==> flow/design.v <==
module axi_gpio #(
    parameter int N_GPIOS = 32,
    parameter int AXI_ADDR_WIDTH = 12,
    parameter int AXI_DATA_WIDTH = 32
)(
   input aclk,
   input aresetn, 
   input  logic [N_GPIOS-1:0] gpio_in_raw ,
   output logic [N_GPIOS-1:0] gpio_out,
   output logic irq,  
   output logic arready,
   input logic [AXI_ADDR_WIDTH-1:0] araddr,
   input logic arvalid,
   output logic [AXI_DATA_WIDTH-1:0] rdata,
   output logic [1:0] rresp,
   output logic rvalid,
   input logic rready,
   input logic wvalid,
   output logic wready,
   input logic [AXI_DATA_WIDTH-1:0] wdata,
   input logic [AXI_DATA_WIDTH/8-1:0] wstrb,
   input logic bready,
   output logic bvalid,
   output logic [1:0] bresp,
   output logic awready,
   input logic [AXI_ADDR_WIDTH-1:0] awaddr,
   input logic awvalid
);
  localparam logic [31:0] VERSION = 32'h0001_0000;
  localparam int WORD_IDX_W = (AXI_ADDR_WIDTH >= 2) ? (AXI_ADDR_WIDTH-2) : 1;
  localparam logic [WORD_IDX_W-1:0] VERSION_WORD = 'h0B;  
  localparam logic [WORD_IDX_W-1:0] SCRATCH_WORD = 'h0C;  
  localparam logic [WORD_IDX_W-1:0] DIR_WORD       = 'h000;  
  localparam logic [WORD_IDX_W-1:0] OUT_WORD       = 'h001;  
  localparam logic [WORD_IDX_W-1:0] OUT_SET_WORD   = 'h002;  
  localparam logic [WORD_IDX_W-1:0] OUT_CLR_WORD   = 'h003;  
  localparam logic [WORD_IDX_W-1:0] IN_WORD        = 'h004;  
  localparam logic [WORD_IDX_W-1:0] IRQ_MASK_WORD  = 'h005;  
  localparam logic [WORD_IDX_W-1:0] IRQ_STATUS_WORD= 'h006;  
  localparam logic [WORD_IDX_W-1:0] IRQ_CLEAR_WORD = 'h007;  
  localparam logic [WORD_IDX_W-1:0] EDGE_EN_WORD   = 'h008;  
  localparam logic [WORD_IDX_W-1:0] EDGE_POL_WORD  = 'h009;  
  localparam logic [WORD_IDX_W-1:0] LVL_POL_WORD   = 'h00A;  
  localparam logic [WORD_IDX_W-1:0] DEBOUNCE_WORD  = 'h00D;  
  logic [AXI_DATA_WIDTH-1:0] scratch_q;  
  logic [N_GPIOS-1:0] dir_q, out_q;
  logic [N_GPIOS-1:0] in_meta, in_sync;  
  logic [N_GPIOS-1:0] clr_mask, clr_mask_next;
  logic [N_GPIOS-1:0] irq_mask_q, irq_status_q, edge_en_q, edge_pol_q, lvl_pol_q;
  logic [7:0]         debounce_cfg_q;             
  logic [N_GPIOS-1:0] in_db_q, in_db_d;          
  logic [AXI_ADDR_WIDTH-1:0] araddr_q;
  logic [AXI_ADDR_WIDTH-1:0] awaddr_q;
  logic [AXI_DATA_WIDTH-1:0] wdata_q;
  logic [AXI_DATA_WIDTH/8-1:0] wstrb_q;
  logic                  ar_hs;  
  assign ar_hs         = arvalid & arready;
  function automatic logic [AXI_DATA_WIDTH-1:0] apply_wstrb(
    input logic [AXI_DATA_WIDTH-1:0] cur,
    input logic [AXI_DATA_WIDTH-1:0] wdata_i,
    input logic [AXI_DATA_WIDTH/8-1:0] wstrb_i
);
logic [AXI_DATA_WIDTH-1:0] mask;
mask = { {8{wstrb_i[3]}}, {8{wstrb_i[2]}}, {8{wstrb_i[1]}}, {8{wstrb_i[0]}} };
apply_wstrb = (cur & ~mask) | (wdata_i & mask);
  endfunction
function automatic [N_GPIOS-1:0] apply_wstrb_to_gpio(
  input [N_GPIOS-1:0]            prev,
  input [AXI_DATA_WIDTH-1:0]     wdata_i,
  input [AXI_DATA_WIDTH/8-1:0]   wstrb_i
);
  logic [AXI_DATA_WIDTH-1:0] prev_ext, nxt_ext;
  prev_ext                 = '0;
  prev_ext[N_GPIOS-1:0]    = prev;
  nxt_ext                  = apply_wstrb(prev_ext, wdata_i, wstrb_i);
  apply_wstrb_to_gpio = nxt_ext[N_GPIOS-1:0];
endfunction
function automatic [N_GPIOS-1:0] w1_mask_gpio(
  input [AXI_DATA_WIDTH-1:0]     wdata_i,
  input [AXI_DATA_WIDTH/8-1:0]   wstrb_i
);
  logic [AXI_DATA_WIDTH-1:0] strobe_mask;
  logic [AXI_DATA_WIDTH-1:0] masked;
  strobe_mask = '0;
  for (int b = 0; b < AXI_DATA_WIDTH/8; b++)
    strobe_mask[8*b +: 8] = {8{wstrb_i[b]}};
    masked = wdata_i & strobe_mask;
  w1_mask_gpio = masked[N_GPIOS-1:0];
endfunction
always_ff @(posedge aclk or negedge aresetn) begin
  if (!aresetn) begin
    in_meta <= '0;
    in_sync <= '0;
  end else begin
    in_meta <= gpio_in_raw;  
    in_sync <= in_meta;      
  end
end
logic [7:0] db_cnt   [0:N_GPIOS-1];  
always_ff @(posedge aclk or negedge aresetn) begin
  if (!aresetn) begin
    for (int i=0;i<N_GPIOS;i++) begin
      db_cnt[i] <= '0;
    end
    in_db_q <= '0;
  end else begin
    if (debounce_cfg_q == 8'd0) begin
      in_db_q <= in_sync;
      for (int i=0;i<N_GPIOS;i++) db_cnt[i] <= '0;
    end else begin
      for (int i=0;i<N_GPIOS;i++) begin
        if (in_sync[i] == in_db_q[i]) begin
          db_cnt[i] <= '0;  
        end else begin
          db_cnt[i] <= db_cnt[i] + 8'd1;
          if (db_cnt[i] >= debounce_cfg_q) begin
            in_db_q[i] <= in_sync[i];  
            db_cnt[i]  <= '0;
          end
        end
      end
    end
  end
end
always_ff @(posedge aclk or negedge aresetn) begin
  if (!aresetn) in_db_d <= '0;
  else          in_db_d <= in_db_q;
end
wire [N_GPIOS-1:0] rise =  in_db_q & ~in_db_d;
wire [N_GPIOS-1:0] fall = ~in_db_q &  in_db_d;
wire [N_GPIOS-1:0] edge_evt  = ((edge_pol_q & rise) | (~edge_pol_q & fall)) & edge_en_q;
wire [N_GPIOS-1:0] level_evt = (in_db_q    ^ ~lvl_pol_q) & ~edge_en_q;
wire [N_GPIOS-1:0] new_events = edge_evt | level_evt;
always_ff @(posedge aclk or negedge aresetn) begin
  if (!aresetn) begin
    irq_status_q <= '0;
  end else begin
    irq_status_q <= (irq_status_q | new_events) & ~clr_mask;
  end
end
assign irq = |(irq_status_q & irq_mask_q);
    logic aw_hs, w_hs;
    assign aw_hs = awvalid && awready;
    assign w_hs = wvalid && wready;
    always_ff @(posedge aclk or negedge aresetn)begin
        if(!aresetn)begin
            awready <= 1'b1;
            bvalid <= 1'b0;
            bresp <= 2'b00;
            wready <= 1'b1;
            awaddr_q <= '0;
            wdata_q <= '0;
            wstrb_q <= '0;
            scratch_q <= '0;
            irq_mask_q     <= '0;
            edge_en_q      <= '0;             
            edge_pol_q     <= {N_GPIOS{1'b1}};   
            lvl_pol_q      <= {N_GPIOS{1'b1}};   
            debounce_cfg_q <= 8'd0;           
            clr_mask_next <= '0;
            dir_q <= '0;
            out_q <= '0;
        end else begin
            if(awready && awvalid)begin 
                awready <= 1'b0;     
                awaddr_q <= awaddr;  
            end
            if(wready && wvalid) begin
                wready <= 1'b0;
                wdata_q <= wdata;
                wstrb_q <= wstrb;
            end
            clr_mask_next <= '0;
            if (!bvalid && !awready && !wready)begin  
                unique case (awaddr_q[AXI_ADDR_WIDTH-1:2])
                    DIR_WORD: dir_q <= apply_wstrb_to_gpio(dir_q,wdata_q,wstrb_q);
                    OUT_WORD: out_q <= apply_wstrb_to_gpio(out_q,wdata_q,wstrb_q);
                    OUT_SET_WORD: begin  
                        out_q <= out_q | w1_mask_gpio(wdata_q, wstrb_q);
                    end
                    OUT_CLR_WORD: begin  
                        out_q <= out_q & ~w1_mask_gpio(wdata_q, wstrb_q);
                    end
                    SCRATCH_WORD: scratch_q <= apply_wstrb(scratch_q, wdata_q, wstrb_q);
                    IRQ_MASK_WORD:  irq_mask_q  <= apply_wstrb_to_gpio(irq_mask_q,  wdata_q, wstrb_q);
                    EDGE_EN_WORD:   edge_en_q   <= apply_wstrb_to_gpio(edge_en_q,   wdata_q, wstrb_q);
                    EDGE_POL_WORD:  edge_pol_q  <= apply_wstrb_to_gpio(edge_pol_q,  wdata_q, wstrb_q);
                    LVL_POL_WORD:   lvl_pol_q   <= apply_wstrb_to_gpio(lvl_pol_q,   wdata_q, wstrb_q);
                    IRQ_CLEAR_WORD: begin
                      clr_mask_next <= w1_mask_gpio(wdata_q, wstrb_q);
                    end
                     DEBOUNCE_WORD: begin
                        if (wstrb_q[0]) debounce_cfg_q <= wdata_q[7:0];
                      end
                    default: ;
                endcase       
                bvalid <= 1'b1;
                bresp <= 2'b00;  
        end
            if(bvalid && bready)begin
                bvalid <= 1'b0;
                awready <= 1'b1;
                wready <= 1'b1;
        end
        end
    end
always_ff @(posedge aclk or negedge aresetn) begin
  if (!aresetn) clr_mask <= '0;
  else          clr_mask <= clr_mask_next;
end
  always_ff @(posedge aclk or negedge aresetn)begin
    if(!aresetn) begin
        arready <= 1'b1;
        rvalid <= 1'b0;
        rdata <= '0;
        rresp <= 2'b00;  
    end
    else begin
        if(arready && arvalid) begin
            araddr_q <= araddr;
            arready <= 1'b0;
            rvalid <= 1'b1;
            unique case (araddr[AXI_ADDR_WIDTH-1:2])
                DIR_WORD:      rdata <= {{(AXI_DATA_WIDTH-N_GPIOS){1'b0}}, dir_q};  
                OUT_WORD:      rdata <= {{(AXI_DATA_WIDTH-N_GPIOS){1'b0}}, out_q};
                OUT_SET_WORD:  rdata <= {{(AXI_DATA_WIDTH-N_GPIOS){1'b0}}, out_q};  
                OUT_CLR_WORD:  rdata <= {{(AXI_DATA_WIDTH-N_GPIOS){1'b0}}, out_q};  
                IN_WORD:         rdata <= {{(AXI_DATA_WIDTH-N_GPIOS){1'b0}}, in_db_q};  
                IRQ_MASK_WORD:   rdata <= {{(AXI_DATA_WIDTH-N_GPIOS){1'b0}}, irq_mask_q};
                IRQ_STATUS_WORD: rdata <= {{(AXI_DATA_WIDTH-N_GPIOS){1'b0}}, irq_status_q};
                EDGE_EN_WORD:    rdata <= {{(AXI_DATA_WIDTH-N_GPIOS){1'b0}}, edge_en_q};
                EDGE_POL_WORD:   rdata <= {{(AXI_DATA_WIDTH-N_GPIOS){1'b0}}, edge_pol_q};
                LVL_POL_WORD:    rdata <= {{(AXI_DATA_WIDTH-N_GPIOS){1'b0}}, lvl_pol_q};
                DEBOUNCE_WORD:   rdata <= {{(AXI_DATA_WIDTH-8){1'b0}}, debounce_cfg_q};
                VERSION_WORD: rdata <= VERSION;  
                SCRATCH_WORD: rdata <= scratch_q;
                default: rdata <='0;
            endcase
            rresp <= 2'b00;
        end
        if(rvalid && rready)begin
            rvalid <= 1'b0;
            arready <= 1'b1;
        end
        end
    end
    assign gpio_out = out_q & dir_q;
endmodule
# Step by step through the tools: axi_gpio
# The steps from the RTL of axi_gpio to its reports follow in flow order.
# Lines are those of the file above, counted from 1.
# Library cell names are shortened.
# The mark -- stands for no value.
# inputs
design,axi_gpio
clk_port,aclk
lib,sky130hd
corner,tt_025C_1v80

# Word level
# Source: Yosys, flattened and elaborated. Widths are those after wreduce. Registers that Yosys merges into a memory's read port (data or address) are not register bits. Print and check cells do not count. Equal cells are merged and count once.
# word_totals
register_bits,797
inputBits,99
output_inout_bits,74
wordCells,573
# classes
n_addsub,32
cmp,32
eq_ne,86
n_mux,206
bitwise,38
reduce_and_logical,92
# ops
operator,count
8-bit 2-to-1 mux,96
32-bit AND,18
32-bit OR,11
32-bit parallel mux with 11-bit select,1
32-bit inverter,8
8-bit by 1-bit adder with 8-bit output with constant B,32
8-bit greater-or-equal comparator,32
10-bit by 4-bit equality test with 1-bit output with constant B,11
1-bit 2-to-1 mux,106
32-bit parallel mux with 3-bit select,1
2-bit AND reduction,39
2-bit nonzero test,36
2-bit != test with constant B,32
32-bit 2-to-1 mux,2
10-bit by 3-bit equality test with 1-bit output with constant B,5
10-bit by 2-bit equality test with 1-bit output with constant B,4
1-bit equality test,32
32-bit XOR,1
32-bit OR reduction,1
10-bit by 1-bit equality test with 1-bit output with constant B,2
10-bit logical NOT,2
8-bit logical NOT,1
1-bit logical AND,7
1-bit logical NOT,3
3-bit AND reduction,1
3-bit nonzero test,1
3-bit OR reduction,1

# Longest topological paths
# Depth = most cells in a row (Yosys ltp): at word level without a register or memory, in the mapped netlist without a sequential cell, where the memories' decode and read muxes count.
# logic_depth
word_depth,8
ABC_AREA,1
ltp_mapped,11
ltp_nobuf,11

# Netlist
# Source: synth_stat.txt of the flow (Yosys; design flattened, memories mapped). It holds for the ABC_AREA given above (unset counts as 0); a run with the other value may have another netlist.
# by_type
cell,count,area_total_um2
dfrtp_1,728,1.82E+04
ha_1,288,3.6E+03
nand2_1,914,3430.79
nor2_1,537,2.02E+03
inv_1,481,1.81E+03
o21ai_0,356,1.78E+03
dfstp_2,67,1.76E+03
nand3_1,347,1.74E+03
a21oi_1,222,1.11E+03
nand4_1,160,1000.96
xor2_1,92,805.773
nor3_1,74,370.355
o21ai_1,62,310.298
nand3b_1,40,300.288
clkbuf_1,63,236.477
buf_2,46,230.221
nor3b_1,30,225.216
a31oi_1,30,187.68
# Other cell types: 25; their cells: 177.
# synth_totals
cell_count,4714
synth_area_um2,40525.1
sequential_area_um2,19977.9
flip_flops,795
buffers,118

# Path before layout
# OpenSTA on the mapped netlist: ideal clock, no wires. The path of least setup slack (recovery checks aside). Input and output delay are each 20% of the period. Register names are those of the netlist, which keeps one name where synthesis merged equal registers.
# synth_timing
kind,register to register
startpoint,reg debounce_cfg_q[7]
endpoint,reg in_db_q[0]
tclk_ps,5000
setup_time_ps,134
t_first_pin_ps,0
arrival_time_ps,2128
required_ps,4866
path_slack_ps,2738
delay_ps,2262
stages,8
path_buffers,0
period_less_setup_slack_ps,2262
# "delay_ps" = arrival - input delay + setup time.
# "stages": output pins that drive a net of the path, with the launching flip-flop's if there is one; two outputs of one cell count as two.
# "period_less_setup_slack_ps" = period - worst setup slack (recovery checks aside). The figure is calculated, with input and output delays left at 20% of the set period.
# The rows between start and end are the longest chain of elaborated cells between them; the timing report does not say that the signal goes this way. Where chains are equally long, one stands for them.
# Each line given opens the expression or statement behind the cell; cells for indexed reads and writes are added by Yosys, which also makes memories of some case tables.
# At most two assigning lines are given for a register; there are more.
# synth_between
path_cell_list,dfrtp_1 -> inv_1 -> ha_1 -> a21o_1 -> o21ba_2 -> nand4_1 -> nand2_1 -> o21ai_0
elab_chain_len,4
cells_between,8
lines_between,3
cone_classes,compare (1); eq/ne (1); mux (3); reduce/logical (3)
# synth_lines
element,line_no,rtl
"start, declared",50,logic [7:0]         debounce_cfg_q;
"start, assigned",159,debounce_cfg_q <= 8'd0;
"start, assigned",193,if (wstrb_q[0]) debounce_cfg_q <= wdata_q[7:0];
8-bit greater-or-equal comparator,116,if (db_cnt[i] >= debounce_cfg_q) begin
1-bit 2-to-1 mux,116,
1-bit 2-to-1 mux,112,if (in_sync[i] == in_db_q[i]) begin
1-bit 2-to-1 mux,107,if (debounce_cfg_q == 8'd0) begin
"end, assigned",108,in_db_q <= in_sync;
"end, assigned",117,in_db_q[i] <= in_sync[i];
"end, declared",51,"logic [N_GPIOS-1:0] in_db_q, in_db_d;"

# Timing after layout
# From the final timing report of stored run 1: the path of least setup slack in the routed layout; clock arrival at registers is part of the times.
# The report prints the path's times to 10 ps; the period is as set.
# layout_timing
kind,register to output
startpoint,reg irq_status_q[1]
endpoint,out irq
tclk_ps,5000
out_delay_ps,1000
t_first_pin_ps,660
arrival_time_ps,2480
required_ps,4000
path_slack_ps,1520
stages,6
path_buffers,1
# The rows between start and end are the longest chain of elaborated cells between them; the timing report does not say that the signal goes this way. Where chains are equally long, one stands for them.
# layout_between
path_cell_list,dfrtp_1 -> nand2_1 -> o21ai_0 -> nor4_1 -> nand4_1 -> dlygate4sd2_1
elab_chain_len,2
cells_between,2
lines_between,1
cone_classes,logic (1); reduce/logical (1)
# layout_lines
element,line_no,rtl
"start, declared",49,"logic [N_GPIOS-1:0] irq_mask_q, irq_status_q, edge_en_q, edge_pol_q, lvl_pol_q;"
"start, assigned",136,irq_status_q <= '0;
"start, assigned",138,irq_status_q <= (irq_status_q | new_events) & ~clr_mask;
32-bit AND,141,assign irq = |(irq_status_q & irq_mask_q);
32-bit OR reduction,141,
"end, declared",10,"output logic irq,"

# Measured results for axi_gpio: 5 stored runs of the Yosys and OpenROAD flow on sky130hd. The settings differ; the order carries no meaning. The constraints put input and output delay at 20% of the set period each and load the outputs with 0.01 pF.
# "worst_path_allowed_less_slack_ps" is the time allowed to the run's worst setup path (the clock period less input and output delay, where it has them) less its slack. Clock arrival times count: a late capture clock shortens it, a late launch clock lengthens it.
# "worst_path_allowed_less_slack_ps" is known to 10 ps.
# A setting shown as n/a is not set for that run.
run name,ABC_AREA,CTS_CLUSTER_DIAMETER,MAX_ROUTING_LAYER,SETUP_SLACK_MARGIN,SLEW_MARGIN,period_ns,CAP_MARGIN,CORE_MARGIN,CORE_UTILIZATION,CELL_PAD_IN_SITES_GLOBAL_PLACEMENT,CORE_ASPECT_RATIO,CTS_CLUSTER_SIZE,GPL_ROUTABILITY_DRIVEN,GPL_TIMING_DRIVEN,HOLD_SLACK_MARGIN,TNS_END_PERCENT,CELL_PAD_IN_SITES_DETAIL_PLACEMENT,MIN_ROUTING_LAYER,post_route_stdcell_area_um2,synthesis_area_um2,worst_setup_slack_ps,worst_path_allowed_less_slack_ps,critical_path_type,design_die_area_um2
stored run 1,1,230,met4,1.48,10,5.0,20,2,40,n/a,n/a,n/a,n/a,n/a,n/a,n/a,n/a,n/a,47147.7,40525.1,1520,2480,register to output,103874.0
stored run 2,1,324,met4,1.48,10,5.0,20,9,53,1,1.89,68,0,1,0.02,45,n/a,n/a,43930.9,40525.1,1574,2430,register to output,87248.6
stored run 3,n/a,n/a,n/a,0.39,20,3.82,20,2,40,n/a,n/a,n/a,n/a,n/a,n/a,n/a,n/a,n/a,46154.3,39357.7,465,2590,register to output,100921.0
stored run 4,n/a,n/a,n/a,n/a,0,5.0,40,8,40,n/a,n/a,n/a,n/a,0,n/a,85,1,met2,46336.9,39357.7,589,3410,register to output,108689.0
stored run 5,n/a,n/a,n/a,n/a,20,3.82,20,2,40,n/a,n/a,n/a,n/a,n/a,n/a,n/a,n/a,n/a,46110.5,39357.7,223,2830,register to output,100921.0
